==> flow/design.v <==
module riscv_pipe (
	input  wire        CLK,
	input  wire        RSTn,
	output wire [11:0] I_MEM_ADDR,
	input  wire [31:0] I_MEM_DI,
	output wire [11:0] D_MEM_ADDR,
	output wire [31:0] D_MEM_DOUT,
	input  wire [31:0] D_MEM_DI,
	output wire        D_MEM_WEN,
	output wire        RF_WE,
	output wire [4:0]  RF_WA,
	output wire [31:0] RF_WD,
	output wire        HALT
);
	wire [4:0]  ra1, ra2;
	wire [31:0] rd1, rd2;
	RISCV_TOP core (
		.CLK         (CLK),
		.RSTn        (RSTn),
		.I_MEM_CSN   (),
		.I_MEM_DI    (I_MEM_DI),
		.I_MEM_ADDR  (I_MEM_ADDR),
		.D_MEM_CSN   (),
		.D_MEM_DI    (D_MEM_DI),
		.D_MEM_DOUT  (D_MEM_DOUT),
		.D_MEM_ADDR  (D_MEM_ADDR),
		.D_MEM_WEN   (D_MEM_WEN),
		.D_MEM_BE    (),
		.RF_WE       (RF_WE),
		.RF_RA1      (ra1),
		.RF_RA2      (ra2),
		.RF_WA1      (RF_WA),
		.RF_RD1      (rd1),
		.RF_RD2      (rd2),
		.RF_WD       (RF_WD),
		.HALT        (HALT),
		.OUTPUT_PORT ()
	);
	REG_FILE #(
		.DWIDTH (32),
		.MDEPTH (32),
		.AWIDTH (5)
	) rf (
		.CLK  (CLK),
		.WE   (RF_WE),
		.RSTn (RSTn),
		.RA1  (ra1),
		.RA2  (ra2),
		.WA   (RF_WA),
		.WD   (RF_WD),
		.RD1  (rd1),
		.RD2  (rd2)
	);
endmodule
module RISCV_TOP (
	input wire CLK,
	input wire RSTn,
	output wire I_MEM_CSN,
	input wire [31:0] I_MEM_DI, 
	output reg [11:0] I_MEM_ADDR, 
	output wire D_MEM_CSN,
	input wire [31:0] D_MEM_DI,
	output wire [31:0] D_MEM_DOUT,
	output wire [11:0] D_MEM_ADDR, 
	output wire D_MEM_WEN,
	output wire [3:0] D_MEM_BE,
	output wire RF_WE,
	output wire [4:0] RF_RA1,
	output wire [4:0] RF_RA2,
	output wire [4:0] RF_WA1,
	input wire [31:0] RF_RD1,
	input wire [31:0] RF_RD2,
	output wire [31:0] RF_WD,
	output wire HALT,                    
	output wire [31:0] OUTPUT_PORT       
	);
	assign OUTPUT_PORT = RF_WD;
	reg [11:0] pc;
	reg [11:0] pc1;
	reg [11:0] pc2;
	wire [11:0] Added_pc;
	reg [11:0] Added_pc1;
	reg [11:0] Added_pc2;
	reg [31:0] Added_pc3;
	reg [11:0] nxt_pc;
	reg [31:0] inst;	
	reg [4:0] rd1;
	reg [4:0] rd2;
	reg [4:0] rd3;
	reg [31:0] immed;
	reg [11:0] immed1;	
	reg [31:0] A;
	reg [31:0] B;
	reg [31:0] rt1;
	reg [31:0] rt2;
	reg [31:0] result;
	reg [31:0] ALUOut;
	reg [31:0] preMEMOut;
	reg [31:0] MEMOut;
	reg [1:0] PCSrc;
	reg RegWrite1;
	reg RegWrite2;
	reg RegWrite; 
	reg [2:0] ASrc;
	reg [2:0] BSrc;
	reg [1:0] rtSrc;
	reg [3:0] ALUOP;
	reg [1:0] MEMOutSrc1;
	reg [1:0] MEMOutSrc;
	reg JAL;
	reg JAL1;
	reg JALR;
	reg JALR1;
	reg Branch;
	reg MEMWrite1;
	reg MEMWrite;
	reg LW;
	reg Stall;
	reg Finish;
	reg NOP1;
	reg NOP2;
	reg NOP3;
	reg NOP;
	assign HALT = ((inst == 32'h00008067) && (Finish == 1'b1))? 1'b1 : 1'b0;
	always @(posedge CLK) begin
		if (RSTn == 1'b0) pc <= 12'b0;
		else if (Stall == 1'b1) pc <= pc;
		else pc <= nxt_pc;
	end
	always @(posedge CLK) begin
		if (Stall == 1'b1) pc1 <= pc1;
		else pc1 <= pc;
	end
	always @(posedge CLK) begin
		pc2 <= pc1;
	end
	always @(posedge CLK) begin
		immed1 <= immed[11:0];
	end
	assign Added_pc = pc + 4;
	always @(posedge CLK) begin
		if (Stall == 1'b1) Added_pc1 <= Added_pc1;
		else Added_pc1 <= Added_pc;
	end
	always @(posedge CLK) begin
		Added_pc2 <= Added_pc1;
	end
	always @(posedge CLK) begin
		Added_pc3 <= {{21{Added_pc2[11]}},Added_pc2[10:0]};
	end
	always @(*) begin
		if ((JAL1 == 1'b1) || ((Branch == 1'b1) && (result[0] == 1'b1))) PCSrc = 2'b01;
		else if (JALR1 == 1'b1) PCSrc = 2'b10;
		else PCSrc = 2'b00;
	end
	always @(*) begin
		case (PCSrc)
			2'b01: nxt_pc = pc2 + immed1;
			2'b10: nxt_pc = result[11:0];
			default: nxt_pc = Added_pc;
		endcase
	end
	always @(*) I_MEM_ADDR = pc;
	assign I_MEM_CSN = ~RSTn;
	always @(posedge CLK) begin
		if (RSTn == 1'b0) begin
			inst <= 32'h00000013;
			NOP1 <= 1'b1;
		end
		else if ((JAL == 1'b1) || (JALR == 1'b1) || (JAL1 == 1'b1) || (JALR1 == 1'b1) || ((Branch == 1'b1) && (result[0] == 1'b1))) begin
			inst <= 32'h00000013;
			NOP1 <= 1'b1;
		end
		else if (Stall == 1'b1) begin
			inst <= inst;
			NOP1 <= NOP1;
		end
		else begin
			inst <= I_MEM_DI;
			NOP1 <= 1'b0;
		end
	end
	assign RF_RA1 = inst[19:15];
	assign RF_RA2 = inst[24:20];
	always @(posedge CLK) begin
		rd1 <= inst[11:7];
	end
	always @(posedge CLK) begin
		rd2 <= rd1;
	end
	always @(posedge CLK) begin
		rd3 <= rd2;
	end
	assign RF_WA1 = rd3;
	assign RF_WD = MEMOut;
	always @(*) begin
		if (((inst[6:0] == 7'b0010011) && (inst[14:12] != 3'b101) && (inst[14:12] != 3'b001)) || (inst[6:0] == 7'b0000011) || (inst[6:0] == 7'b1100111)) 
			immed = {{21{inst[31]}},inst[30:20]};
		else if (inst[6:0] == 7'b1100011) 
			immed = {{20{inst[31]}},inst[7],inst[30:25],inst[11:8],1'b0};
		else if (inst[6:0] == 7'b0100011) 
			immed = {{21{inst[31]}},inst[30:25],inst[11:8],inst[7]};
		else if (inst[6:0] == 7'b1101111) 
			immed = {{12{inst[31]}},inst[19:12],inst[20],inst[30:21],1'b0};
		else if ((inst[6:0] == 7'b0010011) && ((inst[14:12] == 3'b101) || (inst[14:12] == 3'b001))) 
			immed = {{28{inst[24]}},inst[23:20]};
		else 
			immed = {32{1'b0}};
	end
	assign RF_WE = RegWrite;
	always @(posedge CLK) begin
		if (RSTn == 1'b0) RegWrite2 <= 1'b0;
		else RegWrite2 <= RegWrite1;
	end
	always @(posedge CLK) begin
		if (RSTn == 1'b0) RegWrite <= 1'b0;
		else RegWrite <= RegWrite2;
	end
	always @(posedge CLK) begin
		if (RSTn == 1'b0) RegWrite1 <= 1'b0;
		else if ((inst[6:0] == 7'b1100011) || (inst[6:0] == 7'b0100011) || ((Branch == 1'b1) && (result[0] == 1'b1)) || (Stall == 1'b1)) RegWrite1 <= 1'b0;
		else RegWrite1 <= 1'b1;
	end
	always @(*) begin
		if (inst[6:0] == 7'b1100111) JALR = 1'b1;
		else JALR = 1'b0;
	end
	always @(posedge CLK) begin
		if ((RSTn == 1'b0) || ((Branch == 1'b1) && (result[0] == 1'b1)) || (Stall == 1'b1)) JALR1 <=1'b0;
		else JALR1 <= JALR;
	end
	always @(*) begin
		if (inst[6:0] == 7'b1101111) JAL = 1'b1;
		else JAL = 1'b0;
	end
	always @(posedge CLK) begin
		if ((RSTn == 1'b0) || ((Branch == 1'b1) && (result[0] == 1'b1)) || (Stall == 1'b1)) JAL1 <=1'b0;
		else JAL1 <= JAL;
	end
	always @(posedge CLK) begin
		if ((RSTn == 1'b1) && (inst[6:0] == 7'b1100011) && ((Branch == 1'b0) || (result[0] == 1'b0)) && (Stall == 1'b0)) Branch <= 1'b1;
		else Branch <= 1'b0;
	end
	always @(posedge CLK) begin
		if ((RSTn == 1'b1) && (inst[6:0] == 7'b0000011) && ((Branch == 1'b0) || (result[0] == 1'b0)) && (Stall == 1'b0)) LW <= 1'b1;
		else LW <= 1'b0;
	end
	always @(posedge CLK) begin
		if ((RSTn == 1'b1) && (inst == 32'h00c00093) && ((Branch == 1'b0) || (result[0] == 1'b0)) && (Stall == 1'b0)) Finish <= 1'b1;
		else Finish <= 1'b0;
	end
	always @(posedge CLK) begin
		if ((RSTn == 1'b0) || ((Branch == 1'b1) && (result[0] == 1'b1)) || (Stall == 1'b1)) NOP2 <= 1'b1;
		else NOP2 <= NOP1;
	end
	always @(posedge CLK) begin
		NOP3 <= NOP2;
	end
	always @(posedge CLK) begin
		NOP <= NOP3;
	end
	always @(*) begin
		if ((RegWrite1 == 1'b1) && (inst[19:15] == rd1) && (inst[19:15] != 5'b00000) && (inst[6:0] != 7'b1101111) && (LW == 1'b1)) Stall = 1'b1;
		else if ((RegWrite1 == 1'b1) && (inst[24:20] == rd1) && (inst[24:20] != 5'b00000) && ((inst[6:0] == 7'b0100011) || (inst[6:0] == 7'b0110011) || (inst[6:0] == 7'b1100011)) && (LW == 1'b1)) Stall = 1'b1;
		else Stall = 1'b0;
	end
	always @(*) begin
		if ((RegWrite1 == 1'b1) && (inst[19:15] == rd1) && (inst[19:15] != 5'b00000) && (inst[6:0] != 7'b1101111) && (JAL1 != 1'b1) && (JALR1 != 1'b1)) ASrc = 3'b001;
		else if ((RegWrite2 == 1'b1) && (inst[19:15] == rd2) && (inst[19:15] != 5'b00000) && (inst[6:0] != 7'b1101111)) ASrc = 3'b010;
		else if ((RegWrite == 1'b1) && (inst[19:15] == rd3) && (inst[19:15] != 5'b00000) && (inst[6:0] != 7'b1101111)) ASrc = 3'b011;
		else if((RegWrite1 == 1'b1) && (inst[19:15] == rd1) && (inst[19:15] != 5'b00000) && (inst[6:0] != 7'b1101111) && ((JAL1 == 1'b1) || (JALR1 == 1'b1))) ASrc = 3'b100;
		else ASrc = 3'b000;
	end
	always @(*) begin
		if ((RegWrite1 == 1'b1) && (inst[24:20] == rd1) && (inst[24:20] != 5'b00000) && ((inst[6:0] == 7'b0110011) || (inst[6:0] == 7'b1100011)) && (JAL1 != 1'b1) && (JALR1 != 1'b1)) BSrc = 3'b010;
		else if ((RegWrite2 == 1'b1) && (inst[24:20] == rd2) && (inst[24:20] != 5'b00000) && ((inst[6:0] == 7'b0110011) || (inst[6:0] == 7'b1100011))) BSrc = 3'b011;
		else if ((RegWrite == 1'b1) && (inst[24:20] == rd3) && (inst[24:20] != 5'b00000) && ((inst[6:0] == 7'b0110011) || (inst[6:0] == 7'b1100011))) BSrc = 3'b100;
		else if ((RegWrite1 == 1'b1) && (inst[24:20] == rd1) && (inst[24:20] != 5'b00000) && ((inst[6:0] == 7'b0110011) || (inst[6:0] == 7'b1100011)) && ((JAL1 == 1'b1) || (JALR1 == 1'b1))) BSrc = 3'b101;
		else if ((inst[6:0] == 7'b0110011) || (inst[6:0] == 7'b1100011)) BSrc = 3'b000;
		else BSrc = 3'b001;	
	end
	always @(*) begin
		if ((RegWrite1 == 1'b1) && (inst[24:20] == rd1) && (inst[24:20] != 5'b00000)) rtSrc = 2'b01;
		else if ((RegWrite2 == 1'b1) && (inst[24:20] == rd2) && (inst[24:20] != 5'b00000)) rtSrc = 2'b10;
		else if ((RegWrite == 1'b1) && (inst[24:20] == rd3) && (inst[24:20] != 5'b00000)) rtSrc = 2'b11;
		else rtSrc = 2'b00;	
	end
	always @(posedge CLK) begin
		case (ASrc)
			3'b000: A <= RF_RD1;		
			3'b001: A <= result;
			3'b010: A <= preMEMOut;
			3'b011: A <= MEMOut;
			default: A <= Added_pc2;
		endcase
	end
	always @(posedge CLK) begin
		case (BSrc)
			3'b000: B <= RF_RD2;	
			3'b001: B <= immed;		
			3'b010: B <= result;
			3'b011: B <= preMEMOut;
			3'b100: B <= MEMOut;
			default: B <= Added_pc2;
		endcase
	end
	always @(posedge CLK) begin
		case (rtSrc)
			2'b00: rt1 <= RF_RD2;		
			2'b01: rt1 <= result;
			2'b10: rt1 <= preMEMOut;
			default: rt1 <= MEMOut;
		endcase
	end
	always @(posedge CLK) begin
		rt2 <= rt1;
	end
	always @(posedge CLK) begin
		if ((inst[6:0] == 7'b1101111) || (inst[6:0] == 7'b0000011) || (inst[6:0] == 7'b0100011) || ((inst[6:0] == 7'b0110011) && (inst[14:12] == 3'b000) && (inst[30] == 1'b0)) || ((inst[6:0] == 7'b0010011) && (inst[14:12] == 3'b000)))              
			ALUOP <= 4'b0000;
		else if ((inst[6:0] == 7'b0110011) && (inst[14:12] == 3'b000)  && (inst[30] == 1'b1))
			ALUOP <= 4'b0001;
		else if (((inst[6:0] == 7'b0110011) && (inst[14:12] == 3'b111)) || ((inst[6:0] == 7'b0010011) && (inst[14:12] == 3'b111))) 
			ALUOP <= 4'b0010;
		else if (((inst[6:0] == 7'b0110011) && (inst[14:12] == 3'b110)) || ((inst[6:0] == 7'b0010011) && (inst[14:12] == 3'b110))) 
			ALUOP <= 4'b0011;
		else if (((inst[6:0] == 7'b0110011) && (inst[14:12] == 3'b100)) || ((inst[6:0] == 7'b0010011) && (inst[14:12] == 3'b100))) 
			ALUOP <= 4'b0100;
		else if (((inst[6:0] == 7'b0110011) && (inst[14:12] == 3'b010)) || ((inst[6:0] == 7'b0010011) && (inst[14:12] == 3'b010)) || ((inst[6:0] == 7'b1100011) && (inst[14:12] == 3'b100))) 
			ALUOP <= 4'b0101;
		else if (((inst[6:0] == 7'b0110011) && (inst[14:12] == 3'b011)) || ((inst[6:0] == 7'b0010011) && (inst[14:12] == 3'b011)) || ((inst[6:0] == 7'b1100011) && (inst[14:12] == 3'b110))) 
			ALUOP <= 4'b0110;
		else if (((inst[6:0] == 7'b0110011) && (inst[14:12] == 3'b101) && (inst[30] == 1'b1)) || ((inst[6:0] == 7'b0010011) && (inst[14:12] == 3'b101) && (inst[30] == 1'b1)))              
			ALUOP <= 4'b0111;
		else if (((inst[6:0] == 7'b0110011) && (inst[14:12] == 3'b101) && (inst[30] == 1'b0)) || ((inst[6:0] == 7'b0010011) && (inst[14:12] == 3'b101) && (inst[30] == 1'b0)))              
			ALUOP <= 4'b1000;
		else if (((inst[6:0] == 7'b0110011) && (inst[14:12] == 3'b001)) || ((inst[6:0] == 7'b0010011) && (inst[14:12] == 3'b001)))              
			ALUOP <= 4'b1001;
		else if ((inst[6:0] == 7'b1100011) && (inst[14:12] == 3'b000)) 
			ALUOP <= 4'b1010;
		else if ((inst[6:0] == 7'b1100011) && (inst[14:12] == 3'b001)) 
			ALUOP <= 4'b1011;
		else if ((inst[6:0] == 7'b1100011) && (inst[14:12] == 3'b101)) 
			ALUOP <= 4'b1100;
		else if ((inst[6:0] == 7'b1100011) && (inst[14:12] == 3'b111)) 
			ALUOP <= 4'b1101;
		else if (inst[6:0] == 7'b1100111)
			ALUOP <= 4'b1110;
		else 
			ALUOP <= 4'b1111;
	end
	always @(*) begin
		case (ALUOP)
			4'b0000 : result = A + B;
			4'b0001 : result = A - B;
			4'b0010 : result = A & B;
			4'b0011 : result = A | B;
			4'b0100 : result = A ^ B;
			4'b0101 : result = $signed(A) < $signed(B);
			4'b0110 : result = A < B;
			4'b0111 : result = $signed(A) >>> B[4:0];
			4'b1000 : result = A >> B[4:0];
			4'b1001 : result = A << B[4:0];
			4'b1010 : result = A == B;
			4'b1011 : result = A != B;
			4'b1100 : result = $signed(A) >= $signed(B);
			4'b1101 : result = A >= B;
			4'b1110 : result = (A + B) & 32'hfffffffe;
			default : result = 0;
		endcase
	end
	always @(posedge CLK) begin
		ALUOut <= result;
	end
	assign D_MEM_ADDR = ALUOut[11:0];
	assign D_MEM_DOUT = rt2;
	assign D_MEM_CSN = ~RSTn;
	assign D_MEM_WEN = ~MEMWrite;
	assign D_MEM_BE = 4'b1111;
	always @(posedge CLK) begin
		if ((RSTn == 1'b1) && (inst[6:0] == 7'b0100011) && ((Branch == 1'b0) || (result[0] == 1'b0)) && (Stall == 1'b0)) MEMWrite1 <= 1'b1;
		else MEMWrite1 <= 1'b0;
	end
	always @(posedge CLK) begin
		if (RSTn == 1'b0) MEMWrite <= 1'b0;
		else MEMWrite <= MEMWrite1;
	end
	always @(posedge CLK)begin
		if ((inst[6:0] == 7'b1101111) || (inst[6:0] == 7'b1100111)) MEMOutSrc1 <= 2'b10;
		else if (inst[6:0] == 7'b0000011) MEMOutSrc1 <= 2'b01;
		else MEMOutSrc1 <= 2'b00;
	end 
	always @(posedge CLK) begin
		MEMOutSrc <= MEMOutSrc1;
	end
	always @(*) begin
		case (MEMOutSrc)
			2'b00: preMEMOut = ALUOut;		
			2'b01: preMEMOut = D_MEM_DI;
			default: preMEMOut = Added_pc3;
		endcase
	end
	always @(posedge CLK) begin
		MEMOut <= preMEMOut;
	end
endmodule 
module REG_FILE #(
	parameter DWIDTH = 32,
	parameter MDEPTH = 32,
	parameter AWIDTH = 5
)  (
	input wire CLK,
	input wire WE,
	input wire RSTn,
	input wire [AWIDTH-1:0] RA1, RA2, WA,
	input wire [DWIDTH-1:0] WD,
	output wire [DWIDTH-1:0] RD1, RD2
);
	reg [DWIDTH-1:0] RF [MDEPTH-1:0];
	assign RD1 = RF[RA1];
	assign RD2 = RF[RA2];
	always @(posedge CLK)
	begin
		if (~RSTn)
    		begin
			RF[0] <= 32'b0;
			RF[2] <= 32'hF00;
			RF[3] <= 32'h100;
			RF[1] <= 32'b0;
			RF[4] <= 32'b0;
			RF[5] <= 32'b0;
			RF[6] <= 32'b0;
			RF[7] <= 32'b0;
			RF[8] <= 32'b0;
			RF[9] <= 32'b0;
			RF[10] <= 32'b0;
			RF[11] <= 32'b0;
			RF[12] <= 32'b0;
			RF[13] <= 32'b0;
			RF[14] <= 32'b0;
			RF[15] <= 32'b0;
			RF[16] <= 32'b0;
			RF[17] <= 32'b0;
			RF[18] <= 32'b0;
			RF[19] <= 32'b0;
			RF[20] <= 32'b0;
			RF[21] <= 32'b0;
			RF[22] <= 32'b0;
			RF[23] <= 32'b0;
			RF[24] <= 32'b0;
			RF[25] <= 32'b0;
			RF[26] <= 32'b0;
			RF[27] <= 32'b0;
			RF[28] <= 32'b0;
			RF[29] <= 32'b0;
			RF[30] <= 32'b0;
			RF[31] <= 32'b0;
		end
		else if(WE && (WA != {AWIDTH{1'b0}}))
		begin
        		RF[WA] <= WD;
    		end
	end
endmodule
From RTL to reports: riscv_pipe
Tool output for the design above, in the order of the flow.
Lines are those of the file above, counted from 1.
Cell names lack the library's common part.
Not given: -

set-up
  top module = riscv_pipe
  clock input = CLK
  cell library = sky130hd
  corner = tt_025C_1v80

Word level
Yosys after proc, flatten, opt, wreduce and memory -nomap, before mapping. Print and check cells are not counted.
Memory sizes are those after Yosys's memory passes, which may raise the word count (mostly to a power of two), join words into wider ones and drop unused or constant bits.

bit counts
  register bits after elaboration = 341
  RAM bits = 1024
  memories = 1
  input port bits = 66
  output and inout port bits = 96
  cells after elaboration = 289

cells by class
  add/sub/neg operators = 4
  $lt $le $gt $ge = 4
  equal/unequal tests = 53
  shift operators = 3
  muxes and demuxes = 61
  bitwise logic cells = 11
  reductions and logical operators = 119

memory list
  memory  words  bits a word  RTL line  RTL
  rf.RF   32     32           419       reg [DWIDTH-1:0] RF [MDEPTH-1:0];

operators with widths
  operator                                        number
  parallel mux 32 bit (select 15 bit)             1
  2-to-1 mux 32 bit                               7
  parallel mux 32 bit (select 5 bit)              1
  parallel mux 32 bit (select 4 bit)              1
  parallel mux 32 bit (select 3 bit)              1
  logical AND 1 bit                               73
  greater-or-equal comparator 32 bit              2
  < comparator 32 bit                             2
  parallel mux 32 bit (select 2 bit)              1
  2-to-1 mux 3 bit                                12
  logical OR 1 bit                                33
  equality test 32 x 16 -> 1 bit with constant B  1
  equality test 32 x 24 -> 1 bit with constant B  1
  adder 32 bit                                    1
  subtractor 32 bit                               1
  equality test 32 bit                            1
  inequality test 32 bit                          1
  bitwise AND 32 bit                              1
  bitwise OR 32 bit                               1
  XOR 32 bit                                      1
  left shift 32 x 5 -> 32 bit                     1
  right shift 32 x 5 -> 32 bit                    1
  >>> shifter 32 x 5 -> 32 bit                    1
  equality test 5 bit                             6
  2-to-1 mux 5 bit                                6
  equality test 4 bit with constant B             7
  parallel mux 12 bit (select 2 bit)              1
  2-to-1 mux 4 bit                                6

Not listed: further kinds 27, cells in them 83.

Longest topological paths
Depth = most cells in a row (Yosys ltp): at word level without a register or memory, in the mapped netlist without a sequential cell, where the memories' decode and read muxes count.

depth
  word-level depth = 15
  ABC_AREA = 0
  depth in mapped cells = 19

Synthesis result
Yosys stat after the flow's synthesis: flattened, memories mapped to cells. It holds for the ABC_AREA given above (unset counts as 0); a run with the other value may have another netlist.

synthesis totals
  cells in the netlist = 5829
  synthesis area = 76254.4 um2
  mapped flip-flops = 1382

cell types
  type      number  area in all (um2)
  edfxtp_1  1046    3.14E+04
  mux4_2    688     1.55E+04
  dfxtp_1   336     6.73E+03
  and2_1    999     6.25E+03
  clkbuf_1  437     1.64E+03
  ha_1      109     1.36E+03
  a21oi_1   236     1.18E+03
  nor2_1    303     1.14E+03
  nand2_1   270     1.01E+03
  mux2i_1   80      800.768
  o21ai_0   148     740.71
  mux2_2    59      664.387
  a211oi_1  76      570.547
  inv_1     128     480.461
  o211ai_1  54      405.389
  a222oi_1  32      320.307
  buf_1     84      315.302
  a21o_1    41      307.795

Other cell types: 82; their cells: 703.
By module: a second synthesis without flattening, with its own total; a netlist apart from the flattened one above.

second synthesis, totals
  cell total of the unflattened synthesis = 7287
  area (unflattened synthesis) = 77827.1 um2

Each row is one instance without its submodules.

modules
  module      times used  cells  area (um2)  sequential area (um2)
  REG_FILE    1           4610   55649.6     30749.5
  RISCV_TOP   1           2677   22177.5     7186.9
  riscv_pipe  1           0      0.0         0.0

Path before layout
Path of least setup slack by OpenSTA after synthesis, without wires, with an ideal clock, recovery checks aside; 20% of the period is set as input and as output delay. Where synthesis merged equal registers, the netlist keeps one of their names.

path post-synthesis
  kind = input-to-reg
  start point = input RSTn
  end point = memory rf.RF[30][0]
  period = 6.5 ns
  setup time = 0.466 ns
  time at the first pin = 1.300 ns
  arrival time = 4.099 ns
  path slack = 1.935 ns
  delay of the path = 3.265 ns
  driving pins on the path = 4
  buffers on the path = 2
  synthesis period reached = 4.565 ns

"delay of the path" is the arrival time less input delay plus setup time.
"driving pins on the path": output pins that drive a net of the path, with the launching flip-flop's if there is one; two outputs of one cell count as two.
"synthesis period reached" = period - worst setup slack (recovery checks aside). The figure is calculated, with input and output delays left at 20% of the set period.
Between the ends stands the longest chain of elaborated cells between them, by number of cells; it is not shown to be the way that was timed. Of several equally long chains one is given.
A line is the first line of the expression or statement that the cell stems from. Yosys adds cells for indexed reads and writes and turns some case tables into memories.
Only ways into the end's enable, where the timed path ends, are counted here.

between the ends, post-synthesis
  cells stage by stage = nand4b_1 -> clkbuf_1 -> clkbuf_1 -> o21ai_0
  length of the longest elaborated chain = 1

ends and longest elaborated chain, post-synthesis
  what                RTL line  RTL
  start: declaration  3         input wire RSTn,
  2-to-1 mux 5 bit    424       if (~RSTn)
  end: declaration    419       reg [DWIDTH-1:0] RF [MDEPTH-1:0];

Worst path after layout
Path of least setup slack in the final report of record 1 (OpenROAD, finished layout, wires in). Where an end is a register, its clock arrival counts in the times.

path after layout
  kind = reg-to-reg
  start point = register core.A[1]
  end point = register core.B[31]
  period = 4.53 ns
  setup time = 0.15 ns
  time at the first pin = 0.79 ns
  arrival time = 4.95 ns
  path slack = 0.24 ns
  driving pins on the path = 14
  buffers on the path = 1

A register here has more assigning lines than the two given.

between the ends, after layout
  cells stage by stage = dfxtp_1 -> inv_1 -> ha_1 -> a211oi_1 -> o21bai_1 -> o2111ai_1 -> a211oi_2 -> o21ai_0 -> a21boi_0 -> a31oi_1 -> mux2_2 -> a2111oi_2 -> buf_4 -> o211ai_1

ends and longest elaborated chain, after layout
  what                RTL line  RTL
  start: declaration  92        reg [31:0] A;
  start: assignment   291       3'b001: A <= result;
  start: assignment   292       3'b010: A <= preMEMOut;
  end: assignment     300       3'b001: B <= immed;
  end: assignment     301       3'b010: B <= result;
  end: declaration    93        reg [31:0] B;

No chain of elaborated cells between the ends is given.

Appendix: measured runs

Measured data: module riscv_pipe, platform sky130hd, 4 stored runs of the flow under differing settings, order arbitrary. Input and output delays are each 20% of the period that was set; the output load is 0.01 pF.
"achieved clock period (ns)" is the run's clock period less its worst setup slack. It is reckoned from that one timing run; input and output delays stay at 20% of the period that was set.
"worst setup path time (ns)": the worst setup path's part of the clock period (all of it between registers, 20% less for each end at a port) less its slack. A launch clock that arrives late makes it longer, a capture clock that arrives late makes it shorter.
"finish__power__total" rests on the timing tool's default activity at the inputs, not on a simulated workload.

settings of record 1
{
  "CORE_UTILIZATION": 40,
  "period_ns": 4.53,
  "CAP_MARGIN": 20,
  "CORE_MARGIN": 2,
  "SLEW_MARGIN": 20
}
report of record 1
yosys chip area after synthesis (um^2): 76254.4
finish__design__die__area: 194146.0
finish__design__instance__area__stdcell: 87685.3
finish__timing__setup__ws: 0.242
finish__timing__hold__ws: 0.313
finish__power__total: 3.512e-02
achieved clock period (ns): 4.288
worst setup path time (ns): 4.29
worst setup path kind: reg-to-reg

settings of record 2
{
  "ABC_AREA": 1,
  "CAP_MARGIN": 35,
  "CELL_PAD_IN_SITES_DETAIL_PLACEMENT": 2,
  "CELL_PAD_IN_SITES_GLOBAL_PLACEMENT": 0,
  "CORE_MARGIN": 6,
  "CORE_UTILIZATION": 44,
  "CTS_CLUSTER_DIAMETER": 177,
  "GPL_ROUTABILITY_DRIVEN": 0,
  "GPL_TIMING_DRIVEN": 1,
  "HOLD_SLACK_MARGIN": 0.06,
  "MAX_ROUTING_LAYER": "met4",
  "MIN_ROUTING_LAYER": "met2",
  "SLEW_MARGIN": 35,
  "period_ns": 8.31
}
report of record 2: did not finish, route, GRT-0116

settings of record 3
{
  "ABC_AREA": 1,
  "CAP_MARGIN": 40,
  "CELL_PAD_IN_SITES_DETAIL_PLACEMENT": 1,
  "CELL_PAD_IN_SITES_GLOBAL_PLACEMENT": 3,
  "CORE_ASPECT_RATIO": 0.95,
  "CORE_MARGIN": 8,
  "CORE_UTILIZATION": 47,
  "GPL_ROUTABILITY_DRIVEN": 0,
  "HOLD_SLACK_MARGIN": 0.04,
  "PLACE_DENSITY_LB_ADDON": 0.19,
  "SETUP_SLACK_MARGIN": 0.17,
  "period_ns": 6.5,
  "SLEW_MARGIN": 20
}
report of record 3: did not finish, place, FLW-0024

settings of record 4
{
  "ABC_AREA": 1,
  "CAP_MARGIN": 40,
  "CELL_PAD_IN_SITES_DETAIL_PLACEMENT": 1,
  "CELL_PAD_IN_SITES_GLOBAL_PLACEMENT": 0,
  "CORE_ASPECT_RATIO": 0.8,
  "CORE_MARGIN": 8,
  "CORE_UTILIZATION": 47,
  "CTS_CLUSTER_DIAMETER": 255,
  "GPL_ROUTABILITY_DRIVEN": 1,
  "GPL_TIMING_DRIVEN": 0,
  "HOLD_SLACK_MARGIN": 0.04,
  "MAX_ROUTING_LAYER": "met4",
  "PLACE_DENSITY_LB_ADDON": 0.19,
  "SETUP_SLACK_MARGIN": 2.27,
  "period_ns": 7.63,
  "SLEW_MARGIN": 20
}
report of record 4: did not finish, route, GRT-0116
